==> flow/design.v <==
`timescale 1ns / 1ps
module helper_bcd_to_7seg(
    input wire [3:0] bcd_in,
    output reg [6:0] seg_out
);
    always @(*) begin
        case (bcd_in)
            4'd0: seg_out = 7'b1000000;
            4'd1: seg_out = 7'b1111001;
            4'd2: seg_out = 7'b0100100;
            4'd3: seg_out = 7'b0110000;
            4'd4: seg_out = 7'b0011001;
            4'd5: seg_out = 7'b0010010;
            4'd6: seg_out = 7'b0000010;
            4'd7: seg_out = 7'b1111000;
            4'd8: seg_out = 7'b0000000;
            4'd9: seg_out = 7'b0010000;
            4'd10: seg_out = 7'b0111111;  
            default: seg_out = 7'b1111111;  
        endcase
    end
endmodule
`timescale 1ns / 1ps
module seven_seg_display(
    input wire clk,
    input wire reset,  
    input wire [15:0] bcd_digit,   
    output wire [6:0] seg,  
    output wire [3:0] an            
);
    reg [2:0] digit_index;
    reg [3:0] current_bcd;
    reg [19:0] refresh_counter;
    wire [6:0] seg_out;
    helper_bcd_to_7seg d5 (.bcd_in(current_bcd),.seg_out(seg_out));
    always @(posedge clk or posedge reset) begin
        if (reset) begin
            refresh_counter <= 0;
            digit_index <= 0;
        end else begin
            refresh_counter <= refresh_counter + 1;
            if (refresh_counter == 10) begin
                refresh_counter <= 0;
                digit_index <= digit_index + 1;
                if (digit_index == 3'd3)  
                    digit_index <= 0;
            end
        end
    end
    always @(*) begin
        case (digit_index)
            3'd0: current_bcd = bcd_digit[3:0];      
            3'd1: current_bcd = bcd_digit[7:4];      
            3'd2: current_bcd = bcd_digit[11:8];     
            3'd3: current_bcd = bcd_digit[15:12];    
            default: current_bcd = 4'd15;            
        endcase
    end 
    assign seg = seg_out;
reg [3:0] an_reg;
always @(*) begin
    case (digit_index)
        3'd0: an_reg = 4'b1110;  
        3'd1: an_reg = 4'b1101;  
        3'd2: an_reg = 4'b1011;  
        3'd3: an_reg = 4'b0111;  
        default: an_reg = 4'b1111;
    endcase
end
assign an = an_reg;
endmodule
`timescale 1ns / 1ps
module bin_to_bcd #( parameter W = 18)   
  ( input [W-1:0] bin,   
    output reg [W+(W-4)/3:0] bcd);  
  integer i,j;
  always @(bin) begin
    for(i = 0; i <= W+(W-4)/3; i = i+1) bcd[i] = 0;      
    bcd[W-1:0] = bin;                                    
    for(i = 0; i <= W-4; i = i+1)                        
      for(j = 0; j <= i/3; j = j+1)                      
        if (bcd[W-i+4*j -: 4] > 4)                       
          bcd[W-i+4*j -: 4] = bcd[W-i+4*j -: 4] + 4'd3;  
  end
endmodule
`timescale 1ns / 1ps
  module serial_parallel_multiplier(
    input clk, rst,
    input start,
    input [7:0] x, y,
    output reg [15:0] P,
    output reg flag
    );
     reg state;
    reg [7:0] x_reg;
    reg [7:0] y_reg;
    reg s;
    reg [3:0] counter;
    always @(posedge clk , posedge rst) begin
        if (rst) begin
            flag <= 0;
            x_reg <= 0;
            y_reg <= 0;
            P <= 0;
            counter <= 0;
            state <= 0;
        end
        else if (start && state == 0) begin
            state <= 1;
            flag <= 0;
               s <= x[7] ^ y[7];
            y_reg <= y[7] ? (~y + 1) : y;
            x_reg <= x[7] ? (~x + 1) : x;
                P <= 0;
           counter <= 8;
        end
        else if (state) begin
            if (counter > 0) begin
                P <= P + (y_reg[0] ? ({8'b0, x_reg} << (8 - counter)) : 0);
                y_reg <= {y_reg[7], y_reg[7:1]};
                counter <= counter - 1;
            end
            else begin
                P <= s ? (~P + 1) : P;
                flag <= 1;
                state <= 0;
            end
        end
    end
endmodule
`timescale 1ns / 1ps
module top_control_unit(
    input wire clk,
    input wire reset,
    input wire btnL,
    input wire btnR,
    input wire btnC,
    input wire [7:0] multiplicand,
    input wire [7:0] multiplier,
    output wire [6:0] seg,
    output wire [3:0] an,
    output led
);
    wire left_pressed, right_pressed, start_pressed;
    pushbutton_detector pb_left (
        .clk(clk),
        .reset(reset),
        .x(btnL),
        .z(left_pressed)
    );
    pushbutton_detector pb_right (
        .clk(clk),
        .reset(reset),
        .x(btnR),
        .z(right_pressed)
    );
    pushbutton_detector pb_center (
        .clk(clk),
        .reset(reset),
        .x(btnC),
        .z(start_pressed)
    );
    wire [15:0] product;
    wire done;
    serial_parallel_multiplier spm (
        .clk(clk),
        .rst(reset),
        .start(start_pressed),
        .x(multiplicand),
        .y(multiplier),
        .P(product),
        .flag(done)
    );
    assign led = done;
    wire [19:0] bcd_unsigned;
    wire sign_bit = product[15];
    wire [15:0] productabs = sign_bit ? (~product + 1) : product;
    bin_to_bcd #(.W(16)) converter (
        .bin(productabs),
        .bcd(bcd_unsigned)
    );
    reg [1:0] state;
    wire [3:0] d0 = bcd_unsigned[3:0];
    wire [3:0] d1 = bcd_unsigned[7:4];
    wire [3:0] d2 = bcd_unsigned[11:8];
    wire [3:0] d3 = bcd_unsigned[15:12];
    wire [3:0] d4 = bcd_unsigned[19:16];
    wire [3:0] d5 = sign_bit ? 4'd10 : 4'd15;
    reg [15:0] active_digits;   
    wire tick;
    clockDivider #(50) divide (clk,reset,tick);
   always @(posedge clk or posedge reset) begin
    if (reset)
        state <= 0;
    else if (tick) begin
        case (state)
            2'd0: if (right_pressed) state <= 1;
            2'd1: begin
                if (right_pressed) state <= 2;
                else if (left_pressed) state <= 0;
            end
            2'd2: if (left_pressed) state <= 1;
            default: state <= 0;
        endcase
    end
end
    always @(*) begin
        case (state)
            2'd0: active_digits = {d5, d4, d3, d2};  
            2'd1: active_digits = {d5, d3, d2, d1};  
            2'd2: active_digits = {d5, d2, d1, d0};  
            default: active_digits = {d5, d4, d3, d2};
        endcase
    end
    seven_seg_display display_unit (
        .clk(clk),
        .reset(reset),
        .bcd_digit(active_digits),  
        .seg(seg),
        .an(an)
    );
endmodule
module pushbutton_detector(
input clk,reset,x,
output z
    );
wire tick;
clockDivider #(50) divide (clk,reset,tick);
wire out;
debouncer deb(clk,tick,reset,x,out);
wire out2;
synchronizer sync(clk,tick,reset,out,out2);
wire out3;
rising_edge rizz(clk,tick,reset,out2,out3);
assign z = out3;     
endmodule
module rising_edge(
input clk, en, reset, x,
output reg z
    );
    reg x_prev;
    always @(posedge clk or posedge reset) begin
        if (reset) begin
            x_prev <= 0;
            z <= 0;
        end else if (en) begin
            z <= x & ~x_prev;   
            x_prev <= x;
        end
    end
endmodule
module debouncer(input clk, en, rst, in, output out);
reg q1,q2,q3;
always@(posedge clk, posedge rst) begin
if(rst == 1'b1) begin
q1 <= 0;
q2 <= 0;
q3 <= 0;
end
else if (en) begin
q1 <= in;
q2 <= q1;
q3 <= q2;
end
end
assign out = (rst) ? 0 : q1&q2&q3;
endmodule
module synchronizer ( input wire clk, en, rst, sig, output reg sig1 );
 reg meta;
 always @(posedge clk, posedge rst) begin
 if (rst) begin
 meta <= 0;
 sig1 <= 0;
 end
 else if (en) begin
 meta <= sig;
 sig1 <= meta;
 end
 end
endmodule
module clockDivider #(parameter n = 50000000)
(input clk, rst, output tick);
wire [31:0] count;
reg clk_out;
counter_x_bit #(32,n) counterMod
(.clk(clk), .reset(rst),.en(1'b1), .count(count));
assign tick = (count == n-1) && !clk_out;
always @ (posedge clk, posedge rst) begin
if (rst)  
clk_out <= 0;
else if (count == n-1)
clk_out <= ~ clk_out;
end
endmodule
module counter_x_bit #(parameter x = 3, n = 6)
(input clk, reset, en, output reg [x-1:0] count);
always @(posedge clk, posedge reset) begin
if (reset == 1)
    count <= 0; 
else if(!en)
    count <= count; 
else if(count == n-1)
    count <= 0; 
else
    count <= count + 1;
end
endmodule
Reports on top_control_unit. The steps from the RTL of top_control_unit to its reports follow in flow order. Lines are those of the file above, counted from 1. Cell names lack the library's common part. A cell with n/a has no value.

Design top: top_control_unit. Clock port: clk. Library: sky130hd. Timing corner: tt_025C_1v80.

Word-level counts. Yosys after proc, flatten, opt, wreduce and memory -nomap, before mapping. Memory bits, and registers merged into a memory's read port (data or address), are not among the register bits. Print and check cells are not counted. Equal cells are merged and count once. Memory sizes are those after Yosys's memory passes, which may raise the word count (mostly to a power of two), join words into wider ones and drop unused or constant bits.

The figure for flip-flop bits (word level) is 217. The entry for latch bits reads 0. For bits in writable memories the number is 0. Bits in read-only memories: 112. The entry for word width x clocked read ports reads 0. The figure for memories kept is 1. Under bits of input ports stands 21. Output and inout bits: 12.

Memory list: (name not given) (words 16, width 7, rd ports 1, write ports 0, RTL line 7) `case (bcd_in)`.

The entry for add/sub/neg operators reads 47. For multipliers the number is 0. The entry for div/mod/pow operators reads 0. Magnitude comparators: 36. For equal/unequal tests the number is 15. The figure for shift-type cells is 1. The figure for muxes and demuxes is 73. The entry for bitwise logic cells reads 22. The figure for reduce/logical cells is 18.

Operators by type and width (number): two-way mux 4 bit (37); adder 32 x 1 -> 32 bit with constant B (4); equality test 32 x 6 -> 1 bit with constant B (4); two-way mux 32 bit (4); adder 4 x 2 -> 4 bit with constant B (30); greater-than comparator 4 x 3 -> 1 bit with constant B (30); two-way mux 16 bit (6); << shifter 8 x 32 -> 16 bit (1); parallel mux 4 bit (select 4 bit) (2); two-way mux 8 bit (4); parallel mux 12 bit (select 2 bit) (1); adder 20 x 1 -> 20 bit with constant B (1); equality test 20 x 4 -> 1 bit with constant B (1); two-way mux 20 bit (1); adder 16 x 1 -> 16 bit with constant B (1); adder 16 bit (1); inverter 16 bit (1); adder 3 x 2 -> 4 bit with constant B (4); adder 8 x 1 -> 8 bit with constant B (2); inverter 8 bit (2); greater-than comparator 3 bit with constant B (5); AND 1 bit (9); inverter 1 bit (9); two-way mux 3 bit (3); two-way mux 1 bit (9); AND reduction 2 bit (4); two-way mux 2 bit (4); two-way mux 7 bit (1).

Not listed: further kinds 20, cells in them 31.

Logic depth. Yosys ltp: most cells in a row. Word level: on the elaborated netlist, between registers, memories and ports. Mapped: between sequential cells and ports; inverters and the memories' decode and read muxes count.

Under depth in word-level cells stands 31. For ABC_AREA the number is 0. Under depth in mapped cells stands 75. Gate-level depth less buffers: 72.

Synthesis result. The flow's flattened synthesis, as Yosys stat reports it; memories are mapped. The netlist is that of the ABC_AREA named above (0 if unset); the other value can give another one.

Under cell count stands 2313. The entry for cell area after synthesis reads 0.0193723 mm². Flip-flop cells: 218. Under buffers stands 68.

Cell types (number): dfrtp_1 (216); xnor2_1 (163); ha_1 (82); nand2_1 (223); nor2_1 (204); o21ai_0 (110); a21oi_1 (108); nand3_1 (104); xor2_1 (57); mux2_2 (41); mux2i_1 (37); inv_1 (97); nor3_1 (62); nand4_1 (48); and3_1 (47); nor4_1 (34); o211ai_1 (28); a211oi_1 (25).

Other cell types: 106; their cells: 627. By module: a second synthesis without flattening, with its own total; a netlist apart from the flattened one above.

Under cell total of the unflattened synthesis stands 2305. Area total of the unflattened synthesis: 0.0194499 mm².

Each row is one instance without its submodules.

Modules: counter_x_bit (times used 4, cells 149, area 0.0016003 mm², sequential area 0.0008008 mm²); bin_to_bcd #(W=16) (times used 1, cells 905, area 0.0060833 mm², sequential area 0 mm²); serial_parallel_multiplier (times used 1, cells 427, area 0.003347 mm², sequential area 0.0009809 mm²); seven_seg_display (times used 1, cells 123, area 0.001305 mm², sequential area 0.0005756 mm²); top_control_unit (times used 1, cells 97, area 0.0006469 mm², sequential area 0.0000763 mm²); clockDivider #(n=50) (times used 4, cells 16, area 0.0001476 mm², sequential area 0.000025 mm²); debouncer (times used 3, cells 8, area 0.0001226 mm², sequential area 0.0000751 mm²); rising_edge (times used 3, cells 7, area 0.0000851 mm², sequential area 0.00005 mm²); synchronizer (times used 3, cells 5, area 0.0000763 mm², sequential area 0.00005 mm²); helper_bcd_to_7seg (times used 1, cells 33, area 0.000224 mm², sequential area 0 mm²); pushbutton_detector (times used 3, cells 0, area 0 mm², sequential area 0 mm²).

Timing after synthesis. OpenSTA on the mapped netlist: ideal clock, no wires. The path of least setup slack (recovery checks aside). Input and output delay are each 20% of the period. Register names are those of the netlist, which keeps one name where synthesis merged equal registers.

Kind: register -> output. Start point: reg spm.P[3]. End point: out seg[3]. For period the number is 30.0 ns. Under time at the first pin stands 0.000 ns. The figure for data arrival time is 14.857 ns. The figure for data required time is 24.000 ns. Path slack: 9.143 ns. The figure for path delay is 14.857 ns. Under driving pins on the path stands 71. The entry for synthesis period reached reads 20.857 ns.

"path delay" is the arrival time less input delay plus setup time. At an output port there is no setup time. "driving pins on the path": output pins that drive a net of the path, with the launching flip-flop's if there is one; two outputs of one cell count as two. "synthesis period reached" is the clock period less the worst setup slack; recovery checks do not enter. This is arithmetic on one report: input and output delays are still those of the set period (20% each). The rows between start and end are the longest chain of elaborated cells between them; the timing report does not say that the signal goes this way. Where chains are equally long, one stands for them. Each line given opens the expression or statement behind the cell; cells for indexed reads and writes are added by Yosys, which also makes memories of some case tables. A memory read counts as a cell of the chain, while the word-level depth stops at memories. At most two assigning lines are given for a register; there are more.

Path through: dfrtp_1 -> buf_4 -> or4_4 -> or3_1 -> clkbuf_1 -> o21ai_1 -> and2_1 -> nand2_1 -> ha_1 -> xnor2_1 -> xnor2_1 -> ha_1 -> nor3b_1 -> a21oi_1 -> nand3_2 -> inv_2 -> ha_1 -> clkbuf_1 -> [35 not listed] -> o211ai_1 -> mux2i_1 -> or3_1 -> and2_1 -> ha_1 -> o31ai_1 -> mux2_2 -> o21a_1 -> xnor2_1 -> nor2_1 -> a211oi_1 -> nor4b_1 -> o21ai_1 -> or2_2 -> clkbuf_1 -> ha_1 -> inv_1 -> a221oi_1. For cells in the longest elaborated chain the number is 32. Under elaborated cells on any way between the ends stands 111.

RTL lines, path after synthesis: start: declaration (RTL line 91) `output reg [15:0] P,`; start: assignment (RTL line 119) `P <= P + (y_reg[0] ? ({8'b0, x_reg} << (8 - counter)) : 0);`; start: assignment (RTL line 124) `P <= s ? (~P + 1) : P;`; inverter 16 bit (RTL line 177); adder 16 x 1 -> 16 bit (RTL line 177); two-way mux 16 bit (RTL line 177); adder 3 x 2 -> 4 bit (RTL line 83) `bcd[W-i+4*j -: 4] = bcd[W-i+4*j -: 4] + 4'd3;`; two-way mux 4 bit (RTL line 82) `if (bcd[W-i+4*j -: 4] > 4)`; greater-than comparator 4 x 3 -> 1 bit (RTL line 82); two-way mux 4 bit (RTL line 82); [18 not listed]; adder 4 x 2 -> 4 bit (RTL line 83); two-way mux 4 bit (RTL line 82); adder 4 x 2 -> 4 bit (RTL line 83); two-way mux 4 bit (RTL line 82); parallel mux 12 bit (select 2 bit) (RTL line 208) `case (state)`; parallel mux 4 bit (select 4 bit) (RTL line 51) `case (digit_index)`; memory read (16 x 7 bit) (RTL line 7) `case (bcd_in)`; end: declaration (RTL line 140) `output wire [6:0] seg,`.

Worst path after layout. Path of least setup slack in the final report of job 1 (OpenROAD, finished layout, wires in). Where an end is a register, its clock arrival counts in the times.

Kind: register -> output. Start point: reg spm.P[3]. End point: out seg[5]. For period the number is 18.5 ns. Under time at the first pin stands 0.50 ns. The figure for data arrival time is 14.28 ns. The figure for data required time is 14.80 ns. Path slack: 0.52 ns. Under driving pins on the path stands 70.

The rows between start and end are the longest chain of elaborated cells between them; the timing report does not say that the signal goes this way. Where chains are equally long, one stands for them. A memory read counts as a cell of the chain, while the word-level depth stops at memories. At most two assigning lines are given for a register; there are more.

Path through: dfrtp_1 -> or4_4 -> or3_4 -> o21ai_2 -> and2_4 -> nand2_2 -> ha_2 -> xnor2_2 -> xnor2_1 -> ha_2 -> nor3b_2 -> a21oi_2 -> nand3_2 -> buf_4 -> inv_1 -> ha_1 -> inv_2 -> o2111ai_4 -> [34 not listed] -> inv_1 -> o211ai_1 -> mux2i_4 -> or3_4 -> and2_4 -> ha_2 -> a211o_1 -> mux2_4 -> nor2b_1 -> o21ai_0 -> nand4_1 -> mux2_2 -> a221o_1 -> a21oi_2 -> nand4_1 -> a2111oi_2 -> a21oi_1 -> clkdlybuf4s50_1. For cells in the longest elaborated chain the number is 32. Under elaborated cells on any way between the ends stands 111.

RTL lines, path post-layout: start: declaration (RTL line 91) `output reg [15:0] P,`; start: assignment (RTL line 119) `P <= P + (y_reg[0] ? ({8'b0, x_reg} << (8 - counter)) : 0);`; start: assignment (RTL line 124) `P <= s ? (~P + 1) : P;`; inverter 16 bit (RTL line 177); adder 16 x 1 -> 16 bit (RTL line 177); two-way mux 16 bit (RTL line 177); adder 3 x 2 -> 4 bit (RTL line 83) `bcd[W-i+4*j -: 4] = bcd[W-i+4*j -: 4] + 4'd3;`; two-way mux 4 bit (RTL line 82) `if (bcd[W-i+4*j -: 4] > 4)`; greater-than comparator 4 x 3 -> 1 bit (RTL line 82); two-way mux 4 bit (RTL line 82); [18 not listed]; adder 4 x 2 -> 4 bit (RTL line 83); two-way mux 4 bit (RTL line 82); adder 4 x 2 -> 4 bit (RTL line 83); two-way mux 4 bit (RTL line 82); parallel mux 12 bit (select 2 bit) (RTL line 208) `case (state)`; parallel mux 4 bit (select 4 bit) (RTL line 51) `case (digit_index)`; memory read (16 x 7 bit) (RTL line 7) `case (bcd_in)`; end: declaration (RTL line 140) `output wire [6:0] seg,`.

Appendix: measured runs

Module top_control_unit, platform sky130hd: 4 stored runs of the flow (Yosys, OpenROAD) with differing settings, in no particular order. Input and output delays are each 20% of the period that was set; the output load is 0.01 pF. "achieved period" is the run's clock period less its worst setup slack. It is reckoned from that one timing run; input and output delays stay at 20% of the period that was set. "allowed time less slack (worst setup path)" = time allowed to the worst setup path (clock period - input delay - output delay, where it has them) - its slack; a late launch clock adds to it, a late capture clock takes from it. "power" rests on the timing tool's default activity at the inputs, not on a simulated workload.

Job 1 has these settings: ABC_AREA 0; CELL_PAD_IN_SITES_DETAIL_PLACEMENT 0; CELL_PAD_IN_SITES_GLOBAL_PLACEMENT 0; CORE_ASPECT_RATIO 1.37; CORE_UTILIZATION 64; CTS_CLUSTER_SIZE 98; GPL_ROUTABILITY_DRIVEN 1; SLEW_MARGIN 10; period_ns 18.5; CAP_MARGIN 20; CORE_MARGIN 2. The power comes to 0.9369 mW. The achieved period reads 17.983 ns. The utilization stands at 0.724. For the post-route worst hold slack the run shows 0.467 ns. The lowest setup slack reads 0.517 ns. For the cell area after synthesis the run shows 0.0193723 mm². The measured allowed time less slack (worst setup path) is 14.28 ns. Worst path kind: register -> output. The overall die area stands at 0.0316942 mm².

Job 2 has these settings: CAP_MARGIN 15; CELL_PAD_IN_SITES_DETAIL_PLACEMENT 0; CELL_PAD_IN_SITES_GLOBAL_PLACEMENT 2; CORE_ASPECT_RATIO 0.85; CORE_UTILIZATION 57; CTS_CLUSTER_DIAMETER 164; CTS_CLUSTER_SIZE 98; GPL_ROUTABILITY_DRIVEN 0; GPL_TIMING_DRIVEN 0; HOLD_SLACK_MARGIN 0.04; MAX_ROUTING_LAYER met5; PLACE_DENSITY_LB_ADDON 0.02; SLEW_MARGIN 10; TNS_END_PERCENT 65; period_ns 39.2; CORE_MARGIN 2. Outcome: no results, placement failed with FLW-0024.

Job 3 has these settings: CAP_MARGIN 0; CELL_PAD_IN_SITES_DETAIL_PLACEMENT 2; CORE_ASPECT_RATIO 0.68; HOLD_SLACK_MARGIN 0.21; PLACE_DENSITY_LB_ADDON 0.27; SLEW_MARGIN 10; period_ns 30.0; CORE_MARGIN 2; CORE_UTILIZATION 40. For the post-route worst hold slack the run shows 0.502 ns. The measured allowed time less slack (worst setup path) is 20.09 ns. Worst path kind: register -> output. The achieved period reads 26.094 ns. The lowest setup slack reads 3.906 ns. For the cell area after synthesis the run shows 0.0193723 mm². The overall die area stands at 0.0502405 mm². The power comes to 0.6121 mW. The utilization stands at 0.439.

Job 4 has these settings: ABC_AREA 1; CAP_MARGIN 15; CELL_PAD_IN_SITES_DETAIL_PLACEMENT 0; CELL_PAD_IN_SITES_GLOBAL_PLACEMENT 0; CORE_ASPECT_RATIO 0.85; CORE_UTILIZATION 63; CTS_CLUSTER_DIAMETER 164; CTS_CLUSTER_SIZE 98; GPL_ROUTABILITY_DRIVEN 1; GPL_TIMING_DRIVEN 0; HOLD_SLACK_MARGIN 0.04; MAX_ROUTING_LAYER met5; PLACE_DENSITY_LB_ADDON 0.25; SLEW_MARGIN 40; TNS_END_PERCENT 20; period_ns 39.2; CORE_MARGIN 2. The lowest setup slack reads 19.206 ns. The overall die area stands at 0.0312097 mm². For the post-route worst hold slack the run shows 0.327 ns. The power comes to 0.3347 mW. The utilization stands at 0.675. The achieved period reads 19.994 ns. For the cell area after synthesis the run shows 0.0187793 mm². The measured allowed time less slack (worst setup path) is 12.15 ns. Worst path kind: register -> output.
